==> flow/design.v <==
`timescale 1ns/10ps
module  ATCONV(
	input		clk,
	input		reset,
	output 	    busy,	
	input		ready,	
	output reg	[11:0]	iaddr,
	input signed [12:0]	idata,
	output	reg 	cwr,
	output  reg	[11:0]	caddr_wr,
	output reg 	[12:0] 	cdata_wr,
	output	reg 	crd,
	output reg	[11:0] 	caddr_rd,
	input 	[12:0] 	cdata_rd,
	output reg 	csel
	);
	reg [2:0] cur_state, next_state;
	localparam IDLE = 3'd0;
	localparam READ_IMAGE = 3'd1;
	localparam WRITE_MEM0 = 3'd2;
	localparam READ_MEM0 = 3'd3;
	localparam WRITE_MEM1 = 3'd4;
	localparam FINISH = 3'd5;
	reg [5:0] col, row;
	reg [4:0] tempX_L0, tempY_L0;
	reg [3:0] cnt;
	wire [3:0] is_pad;
	assign is_pad[0] = (col < 6'd2);
	assign is_pad[1] = (col > 6'd61);
	assign is_pad[2] = (row < 6'd2);
	assign is_pad[3] = (row > 6'd61);
	assign busy = !(cur_state == FINISH || cur_state == IDLE);
    reg signed [12:0] kernal;
	reg signed [29:0] conv_sum;
	reg [12:0] max;
	always @(posedge clk or posedge reset) begin
		if(reset) cur_state <= IDLE; 
		else cur_state <= next_state;
	end
	always @(*) begin
		case(cur_state)
			IDLE: begin
				if(ready == 1'b1) next_state = READ_IMAGE;
				else next_state = IDLE;
			end
			READ_IMAGE: begin
				if(cnt == 4'd11) next_state = WRITE_MEM0;
				else next_state = READ_IMAGE;
			end
			WRITE_MEM0: begin
				if(row == 6'd63 && col == 6'd63) next_state = READ_MEM0;
				else next_state = READ_IMAGE;
			end
			READ_MEM0: begin
				if(cnt == 4'd5) next_state = WRITE_MEM1;
				else next_state = READ_MEM0;
			end
			WRITE_MEM1: begin
				if(row == 6'd62 && col == 6'd62) next_state = FINISH;
				else next_state = READ_MEM0;
			end
			FINISH: begin
				next_state = IDLE;
			end
			default: begin
				next_state = IDLE;
			end
		endcase
	end
	always @(posedge clk or posedge reset) begin
		if(reset) begin
			col <= 6'd0;
			row <= 6'd0;
			cnt <= 4'd0;
			tempX_L0 <= 5'd0;
			tempY_L0 <= 5'd0;
			csel <= 1'b0;
			cwr <= 1'b0;
			crd <= 1'b0;
			max <= 13'd0;
			iaddr <= 12'd0;
			caddr_rd <= 12'd0;
			caddr_wr <= 12'd0;
			cdata_wr <= 13'd0;
		end
		else begin
			case(cur_state)
				READ_IMAGE: begin
					case(cnt)
						4'd0: begin   
							case({is_pad[2], is_pad[0]})
								2'b00: iaddr <= {row-6'd2, col-6'd2};
								2'b01: iaddr <= {row-6'd2, 6'd0};
								2'b10: iaddr <= {6'd0, col-6'd2};
								2'b11: iaddr <= {6'd0, 6'd0};
						    endcase
							conv_sum <= 30'd0;
						end
						4'd1: begin   
							if(is_pad[2] == 1'b1) iaddr <= {6'd0, col};
							else iaddr <= {row-6'd2, col};
							conv_sum <= $signed(idata) * kernal;
						end
						4'd2: begin   
							case({is_pad[2], is_pad[1]})
								2'b00: iaddr <= {row-6'd2, col+6'd2};
								2'b01: iaddr <= {row-6'd2, 6'd63};
								2'b10: iaddr <= {6'd0, col+6'd2};
								2'b11: iaddr <= {6'd0, 6'd63};
							endcase
							conv_sum <= conv_sum + $signed(idata) * kernal;
						end
						4'd3: begin   
							if(is_pad[0] == 1'b1) iaddr <= {row, 6'd0};
							else iaddr <= {row, col-6'd2};
							conv_sum <= conv_sum + $signed(idata) * kernal;
						end
						4'd4: begin   
							iaddr <= {row, col};
							conv_sum <= conv_sum + $signed(idata) * kernal;
						end
						4'd5: begin   
							if(is_pad[1] == 1'b1) iaddr <= {row, 6'd63};
							else iaddr <= {row, col+6'd2};
							conv_sum <= conv_sum + $signed(idata) * kernal;
						end
						4'd6: begin   
							case({is_pad[3], is_pad[0]})
								2'b00: iaddr <= {row+6'd2, col-6'd2};
								2'b01: iaddr <= {row+6'd2, 6'd0};
								2'b10: iaddr <= {6'd63, col-6'd2};
								2'b11: iaddr <= {6'd63, 6'd0};
							endcase
							conv_sum <= conv_sum + $signed(idata) * kernal;
						end
						4'd7: begin   
							if(is_pad[3] == 1'b1) iaddr <= {6'd63, col};
							else iaddr <= {row+6'd2, col};
							conv_sum <= conv_sum + $signed(idata) * kernal;
						end
						4'd8: begin   
							case({is_pad[3], is_pad[1]})
								2'b00: iaddr <= {row+6'd2, col+6'd2};
								2'b01: iaddr <= {row+6'd2, 6'd63};
								2'b10: iaddr <= {6'd63, col+6'd2};
								2'b11: iaddr <= {6'd63, 6'd63};
							endcase
							conv_sum <= conv_sum + $signed(idata) * kernal;
						end
						4'd9: begin
							conv_sum <= conv_sum + $signed(idata) * kernal;
						end
						4'd10: begin
							conv_sum <= conv_sum + $signed(13'h1FF4);
						end
						4'd11: begin
							caddr_wr <= {row, col};
							cdata_wr <= (conv_sum[16] || conv_sum[16:4] <= 13'd11)? 13'd0 : conv_sum[16:4]-13'd11;
						end
					endcase
					if(cnt == 11) begin
						cnt <= 4'd0;
						cwr <= 1'b1;
						csel <= 1'b0;
					end
					else 
						cnt <= cnt + 4'd1;
				end
				WRITE_MEM0: begin
					cwr <= 1'b0;
					if(col == 6'd63) begin
						col <= 6'd0;
						row <= row + 6'd1;
					end
					else 
						col <= col + 6'd1;
					if(row == 6'd63 && col == 6'd63) begin
						row <= 6'd0;
						col <= 6'd0;
						cwr <= 1'b0;
						crd <= 1'b1;
						csel <= 1'b0;
					end
				end
				READ_MEM0: begin
					case(cnt)
						4'd0: begin
							caddr_rd <= {row, col};
							max <= 13'd0;
						end
						4'd1: begin
							caddr_rd <= {row, col+6'd1};
							max <= cdata_rd;
						end
						4'd2: begin
							caddr_rd <= {row+6'd1, col};
							max <= (max > cdata_rd)? max : cdata_rd; 
						end
						4'd3: begin
							caddr_rd <= {row+6'd1, col+6'd1};
							max <= (max > cdata_rd)? max : cdata_rd; 
						end
						4'd4: begin
							max <= (max > cdata_rd)? max : cdata_rd;
						end
						4'd5: begin 
							caddr_wr <= {tempY_L0, tempX_L0};
							if(max != 13'd0) begin
								if(max[3:0] != 13'd0) cdata_wr <= (max[12:4] + 1) << 4;
								else cdata_wr <= max[12:4] << 4;
							end
							else 
								cdata_wr <= 13'd0;
						end
					endcase
					if(cnt == 4'd5) begin
						cnt <= 4'd0;
						cwr <= 1'b1;
						crd <= 1'b0;
						csel <= 1'b1;
					end
					else 
						cnt <= cnt + 4'd1;
				end
				WRITE_MEM1: begin
					if(tempX_L0 == 5'd31) begin
						tempY_L0 <= tempY_L0 + 5'd1;
						tempX_L0 <= 5'd0;
					end
					else 
						tempX_L0 <= tempX_L0 + 5'd1;
					if(col == 6'd62) begin
						col <= 6'd0;
						row <= row + 6'd2;
					end
					else
						col <= col + 6'd2;
					if(row == 6'd62 && col == 6'd62) begin
						cwr <= 1'b0;
						crd <= 1'b0;
						csel <= 1'b0;
					end
					else begin
						cwr <= 1'b0;
						crd <= 1'b1;
						csel <= 1'b0;
					end
				end
				FINISH: begin
					row <= 6'd0;
					col <= 6'd0;
					tempX_L0 <= 5'd0;
					tempY_L0 <= 5'd0;
				end
			endcase
		end
	end
	always @(*) begin
		case(cnt)
			4'd1: kernal = 13'h1FFF;
			4'd2: kernal = 13'h1FFE;
			4'd3: kernal = 13'h1FFF;
			4'd4: kernal = 13'h1FFC;
			4'd5: kernal = 13'h0010;
			4'd6: kernal = 13'h1FFC;
			4'd7: kernal = 13'h1FFF;
			4'd8: kernal = 13'h1FFE;
			4'd9: kernal = 13'h1FFF;
			default: kernal = 13'h0;
		endcase
	end
endmodule
# Reports on ATCONV
# Tool output for the design above before and after an edit, in the order of the flow.
# Lines under "before" count in the file above, lines under "after" in the edited file.
# "delta": "after" minus "before" as printed here. "change_rel_pct": 100 x difference / "before".
# Operators: Yosys type, input widths -> output width; for muxes data width and select width s.
# Cell names lack the library's common part.
# The mark -- stands for no value.
# setup
design	ATCONV
clk_port	clk
cell_library	sky130hd
corner	tt_025C_1v80

# Edit of the RTL
# Unified diff, file above to edited file.
# The edited RTL no longer does the same as the RTL above: the edit was made by script, with no optimisation intended.
# begin of diff
@@ -207,5 +207,5 @@
 							caddr_wr <= {tempY_L0, tempX_L0};
 							if(max != 13'd0) begin
-								if(max[3:0] != 13'd0) cdata_wr <= (max[12:4] + 1) << 4;
+								if(max[3:0] != 13'd0) cdata_wr <= (max[12:4] ^ 1) << 4;
 								else cdata_wr <= max[12:4] << 4;
 							end
# end of diff

# Word level
# Counts by Yosys on the flattened word-level netlist (proc, flatten, opt, wreduce; memories kept). Register bits leave out memories and registers merged into their read ports (data or address). Print and check cells are left out. Cells with the same type and inputs are merged into one.
# Yosys's memory passes give these memory sizes; they may raise the number of words (mostly to a power of two), join words into wider ones and drop unused or constant bits.
# word_totals
item	before	after	delta	change_rel_pct
register_bits	124	124	0	0.00
latch_bits	0	0	0	--
ramBits	0	0	0	--
mem_bits_ro	208	208	0	0.00
clocked_rd_ports_x_width	0	0	0	--
mem_count	1	1	0	0.00
inputBits	29	29	0	0.00
out_inout_bits	53	53	0	0.00
# op_classes
item	before	after	delta	change_rel_pct
add_sub_neg	13	12	-1	-7.69
mul	1	1	0	0.00
n_div	0	0	0	--
n_cmp	6	6	0	0.00
equal	40	40	0	0.00
shifts	0	0	0	--
muxes	53	53	0	0.00
logic	1	2	1	100.00
n_reduce_logical	36	36	0	0.00
# memory_table
item	before	after
mem_shapes	16 x 13 bit 1R0W	16 x 13 bit 1R0W
# op_table
cell	before	after	delta	change_rel_pct
$mux 13	6	5	-1	-16.67
$mux 5	2	3	1	50.00
$add 9x1->9 const B	1	0	-1	-100.00
$not 1->1	1	2	1	100.00
$eq 2x2->1 const B	8	8	0	0.00
$mux 1	8	8	0	0.00
$mux 6	8	8	0	0.00
$ne 2x2->1 const B	6	6	0	0.00
$reduce_and 3->1	6	6	0	0.00
$pmux 12 s4	5	5	0	0.00
$eq 2x1->1 const B	4	4	0	0.00
$eq 4x3->1 const B	4	4	0	0.00
$eq 4x4->1 const B	4	4	0	0.00
$eq 6x6->1 const B	4	4	0	0.00
$logic_not 2->1	4	4	0	0.00
$mux 12	4	4	0	0.00
$reduce_bool 4->1	4	4	0	0.00
$reduce_and 2->1	3	3	0	0.00
$reduce_bool 3->1	3	3	0	0.00
$add 5x1->5 const B	2	2	0	0.00
$add 6x1->6 const B	2	2	0	0.00
$add 6x2->6 const B	2	2	0	0.00
$eq 3x2->1 const B	2	2	0	0.00
$eq 3x3->1 const B	2	2	0	0.00
$eq 4x2->1 const B	2	2	0	0.00
$gt 6x6->1 const B	2	2	0	0.00
$logic_and 1x1->1	2	2	0	0.00
$logic_or 1x1->1	2	2	0	0.00
# The list need not be complete.

# Depth
# Depth = most cells in a row (Yosys ltp): at word level without a register or memory, in the mapped netlist without a sequential cell, where the memories' decode and read muxes count.
# logic_depth
item	before	after	delta	change_rel_pct
ltp_word	5	5	0	0.00
ABC_AREA	0	0	--	--
depth_mapped	33	34	1	3.03
mapped_depth_nobuf	33	33	0	0.00

# Synthesis result
# Yosys stat after the flow's synthesis: flattened, memories mapped to cells. It holds for the ABC_AREA given above (unset counts as 0); a run with the other value may have another netlist.
# types
cell	before	after	delta	change_rel_pct
inv_1	143	127	-16	-11.19
nor2_1	78	92	14	17.95
mux2i_1	36	22	-14	-38.89
a22o_1	2	15	13	650.00
o21ai_0	80	92	12	15.00
a21o_1	21	10	-11	-52.38
nand2_1	127	137	10	7.87
xnor2_1	53	45	-8	-15.09
o31ai_1	15	7	-8	-53.33
o22a_1	8	0	-8	-100.00
nand3_1	15	21	6	40.00
nand2b_1	22	17	-5	-22.73
nand4_1	9	4	-5	-55.56
buf_2	1	6	5	500.00
nor3_1	29	25	-4	-13.79
o21a_1	11	15	4	36.36
mux2_2	5	9	4	80.00
a32oi_1	1	5	4	400.00
# The list need not be complete.
# synth_totals
item	before	after	delta	change_rel_pct
cells	1326	1314	-12	-0.90
yosys_area_um2	11641.2	11423.5	-217.7	-1.87
seq_area_um2	2939.1	2939.1	0.0	0.00
flip_flops	114	114	0	0.00
n_buf	65	68	3	4.62

# Worst setup path after synthesis
# OpenSTA on the mapped netlist: ideal clock, no wires. The path of least setup slack (recovery checks aside). Input and output delay are each 20% of the period. Register names are those of the netlist, which keeps one name where synthesis merged equal registers.
# synth_path
item	before	after	delta	change_rel_pct
kind	input to register	input to register	--	--
start	in idata[4]	in idata[4]	--	--
end	reg conv_sum[16]	reg conv_sum[16]	--	--
period_ns	10.0	10.0	0.0	0.00
in_delay_ns	2.000	2.000	0.000	0.00
setup_time_ns	0.265	0.260	-0.005	--
launch_ns	2.000	2.000	0.000	0.00
t_arrival_ns	7.906	7.823	-0.083	-1.05
path_slack_ns	1.829	1.917	0.088	--
delay_ns	6.171	6.083	-0.088	-1.43
driving_pins	28	28	0	0.00
path_buffers	2	2	0	0.00
synth_period_reached_ns	8.171	8.083	-0.088	-1.08
# "delay_ns" = arrival - input delay + setup time.
# "driving_pins" counts driving pins, that of a launching flip-flop among them; a cell with two outputs on the path counts twice.
# "synth_period_reached_ns" = period - worst setup slack (recovery checks aside). The figure is calculated, with input and output delays left at 20% of the set period.
# The rows between start and end are the longest chain of elaborated cells between them; the timing report does not say that the signal goes this way. Where chains are equally long, one stands for them.
# Each line given opens the expression or statement behind the cell; cells for indexed reads and writes are added by Yosys, which also makes memories of some case tables.
# A register here has more assigning lines than the two given.
# synth_via_before
path_cell_list	clkbuf_1 > clkbuf_1 > xnor2_1 > nor2_1 > ha_1 > inv_1 > fa_1 > inv_1 > fa_1 > ha_1 > fa_1 > ha_1 > ha_1 > nor2b_1 > o21ai_0 > nand2_1 > a21o_1 > a21o_1 > a21o_1 > a21oi_1 > xnor2_1 > ha_1 > or3_1 > o21ba_2 > a21o_1 > a21oi_1 > xor2_1 > o21ai_1
elab_chain_cells	3
cone_cells	3
cone_classes	add/sub (1); mul (1); mux (1)
# synth_rtl_before
item	line	source
start, declared	8	input signed [12:0] idata,
$mul 13x13->26	151	conv_sum <= conv_sum + $signed(idata) * kernal;
$add 30x26->30	151
$pmux 30 s4	89	case(cnt)
end, assigned	102	conv_sum <= $signed(idata) * kernal;
end, assigned	111	conv_sum <= conv_sum + $signed(idata) * kernal;
end, declared	34	reg signed [29:0] conv_sum;
# synth_via_after
path_cell_list	clkbuf_1 > clkbuf_1 > xnor2_1 > nor2_1 > ha_1 > inv_1 > fa_1 > inv_1 > ha_1 > ha_1 > fa_1 > ha_1 > inv_1 > fa_1 > nor2b_1 > o21ai_1 > a21boi_0 > o21ai_0 > a21boi_0 > o21a_1 > nor2_1 > xnor2_1 > ha_1 > o41ai_2 > mux2i_1 > a21oi_1 > a21oi_1 > o21ai_1
elab_chain_cells	3
cone_cells	3
cone_classes	add/sub (1); mul (1); mux (1)
# synth_rtl_after
item	line	source
start, declared	8	input signed [12:0] idata,
$mul 13x13->26	151	conv_sum <= conv_sum + $signed(idata) * kernal;
$add 30x26->30	151
$pmux 30 s4	89	case(cnt)
end, assigned	102	conv_sum <= $signed(idata) * kernal;
end, assigned	111	conv_sum <= conv_sum + $signed(idata) * kernal;
end, declared	34	reg signed [29:0] conv_sum;

# Worst path after layout
# From the final timing report of each run of pair 1: the path of least setup slack in the routed layout; clock arrival at registers is part of the times.
# layout_path
item	before	after	delta	change_rel_pct
kind	input to register	input to register	--	--
start	in idata[6]	in idata[3]	--	--
end	reg conv_sum[15]	reg conv_sum[16]	--	--
period_ns	10.0	10.0	0.0	0.00
in_delay_ns	2.00	2.00	0.00	0.00
setup_time_ns	0.28	0.25	-0.03	--
launch_ns	2.00	2.00	0.00	0.00
t_arrival_ns	8.80	8.76	-0.04	-0.45
path_slack_ns	1.33	1.40	0.07	--
driving_pins	26	28	2	7.69
path_buffers	1	1	0	0.00
# The rows between start and end are the longest chain of elaborated cells between them; the timing report does not say that the signal goes this way. Where chains are equally long, one stands for them.
# A register here has more assigning lines than the two given.
# layout_via_before
path_cell_list	clkdlybuf4s50_1 > xnor2_1 > nor2_1 > ha_1 > inv_1 > fa_1 > inv_1 > fa_1 > inv_1 > fa_1 > inv_1 > fa_1 > ha_1 > ha_1 > and2_1 > a31oi_1 > a21bo_2 > nor2b_1 > xnor2_1 > ha_1 > and3_1 > a21oi_1 > o21ai_0 > o311ai_0 > mux2i_1 > o221ai_1
elab_chain_cells	3
cone_cells	3
cone_classes	add/sub (1); mul (1); mux (1)
# layout_rtl_before
item	line	source
start, declared	8	input signed [12:0] idata,
$mul 13x13->26	151	conv_sum <= conv_sum + $signed(idata) * kernal;
$add 30x26->30	151
$pmux 30 s4	89	case(cnt)
end, assigned	102	conv_sum <= $signed(idata) * kernal;
end, assigned	111	conv_sum <= conv_sum + $signed(idata) * kernal;
end, declared	34	reg signed [29:0] conv_sum;
# layout_via_after
path_cell_list	clkdlybuf4s50_1 > xnor2_1 > nor2_1 > ha_1 > inv_1 > fa_1 > inv_1 > ha_1 > ha_1 > fa_1 > ha_1 > ha_1 > inv_1 > fa_1 > nor2b_1 > o21ai_1 > a21boi_0 > o21ai_0 > a21boi_0 > o21a_1 > nor2_1 > xnor2_1 > ha_1 > o41ai_2 > mux2i_1 > a21oi_1 > a21oi_1 > o21ai_1
elab_chain_cells	3
cone_cells	3
cone_classes	add/sub (1); mul (1); mux (1)
# layout_rtl_after
item	line	source
start, declared	8	input signed [12:0] idata,
$mul 13x13->26	151	conv_sum <= conv_sum + $signed(idata) * kernal;
$add 30x26->30	151
$pmux 30 s4	89	case(cnt)
end, assigned	102	conv_sum <= $signed(idata) * kernal;
end, assigned	111	conv_sum <= conv_sum + $signed(idata) * kernal;
end, declared	34	reg signed [29:0] conv_sum;

# Flow runs
# Both versions went through the flow (Yosys, OpenROAD) with the same settings in each pair. Constraints: input delay and output delay 20% of the set period each, output load 0.01 pF.
# settings_pair_1
period_ns	10.0
CAP_MARGIN	20
CORE_MARGIN	2
CORE_UTILIZATION	40
SLEW_MARGIN	20
# results_pair_1
item	before	after	delta	change_rel_pct
ys_area_um2	11641.2	11423.5	-217.7	-1.87
dieArea_um2	30483.4	29927.3	-556.1	-1.82
cell_area_final_um2	13306.5	13210.2	-96.3	-0.72
finalUtil_pct	46.4	47.3	0.9	--
final_setup_ws_ns	1.335	1.402	0.067	--
total_negative_slack_ns	0.000	0.000	0.000	--
ws_hold_ns	0.478	0.485	0.007	--
achieved_clock_period_ns	8.665	8.598	-0.067	-0.77
# settings_pair_2
CORE_UTILIZATION	21
GPL_TIMING_DRIVEN	1
PLACE_DENSITY_LB_ADDON	0.0
SLEW_MARGIN	40
period_ns	6.73
CAP_MARGIN	20
CORE_MARGIN	2
# results_pair_2
item	before	after	delta	change_rel_pct
ys_area_um2	11641.2	11423.5	-217.7	-1.87
dieArea_um2	57333.9	56278.1	-1055.8	-1.84
cell_area_final_um2	15904.0	15652.5	-251.5	-1.58
finalUtil_pct	28.9	29.1	0.2	--
final_setup_ws_ns	-0.161	-0.060	0.101	--
total_negative_slack_ns	-0.243	-0.096	0.147	--
ws_hold_ns	0.479	0.485	0.006	--
achieved_clock_period_ns	6.891	6.790	-0.101	-1.47
# "achieved_clock_period_ns" means the clock period less the worst setup slack. The figure is calculated, with input and output delays left at 20% of the set period.
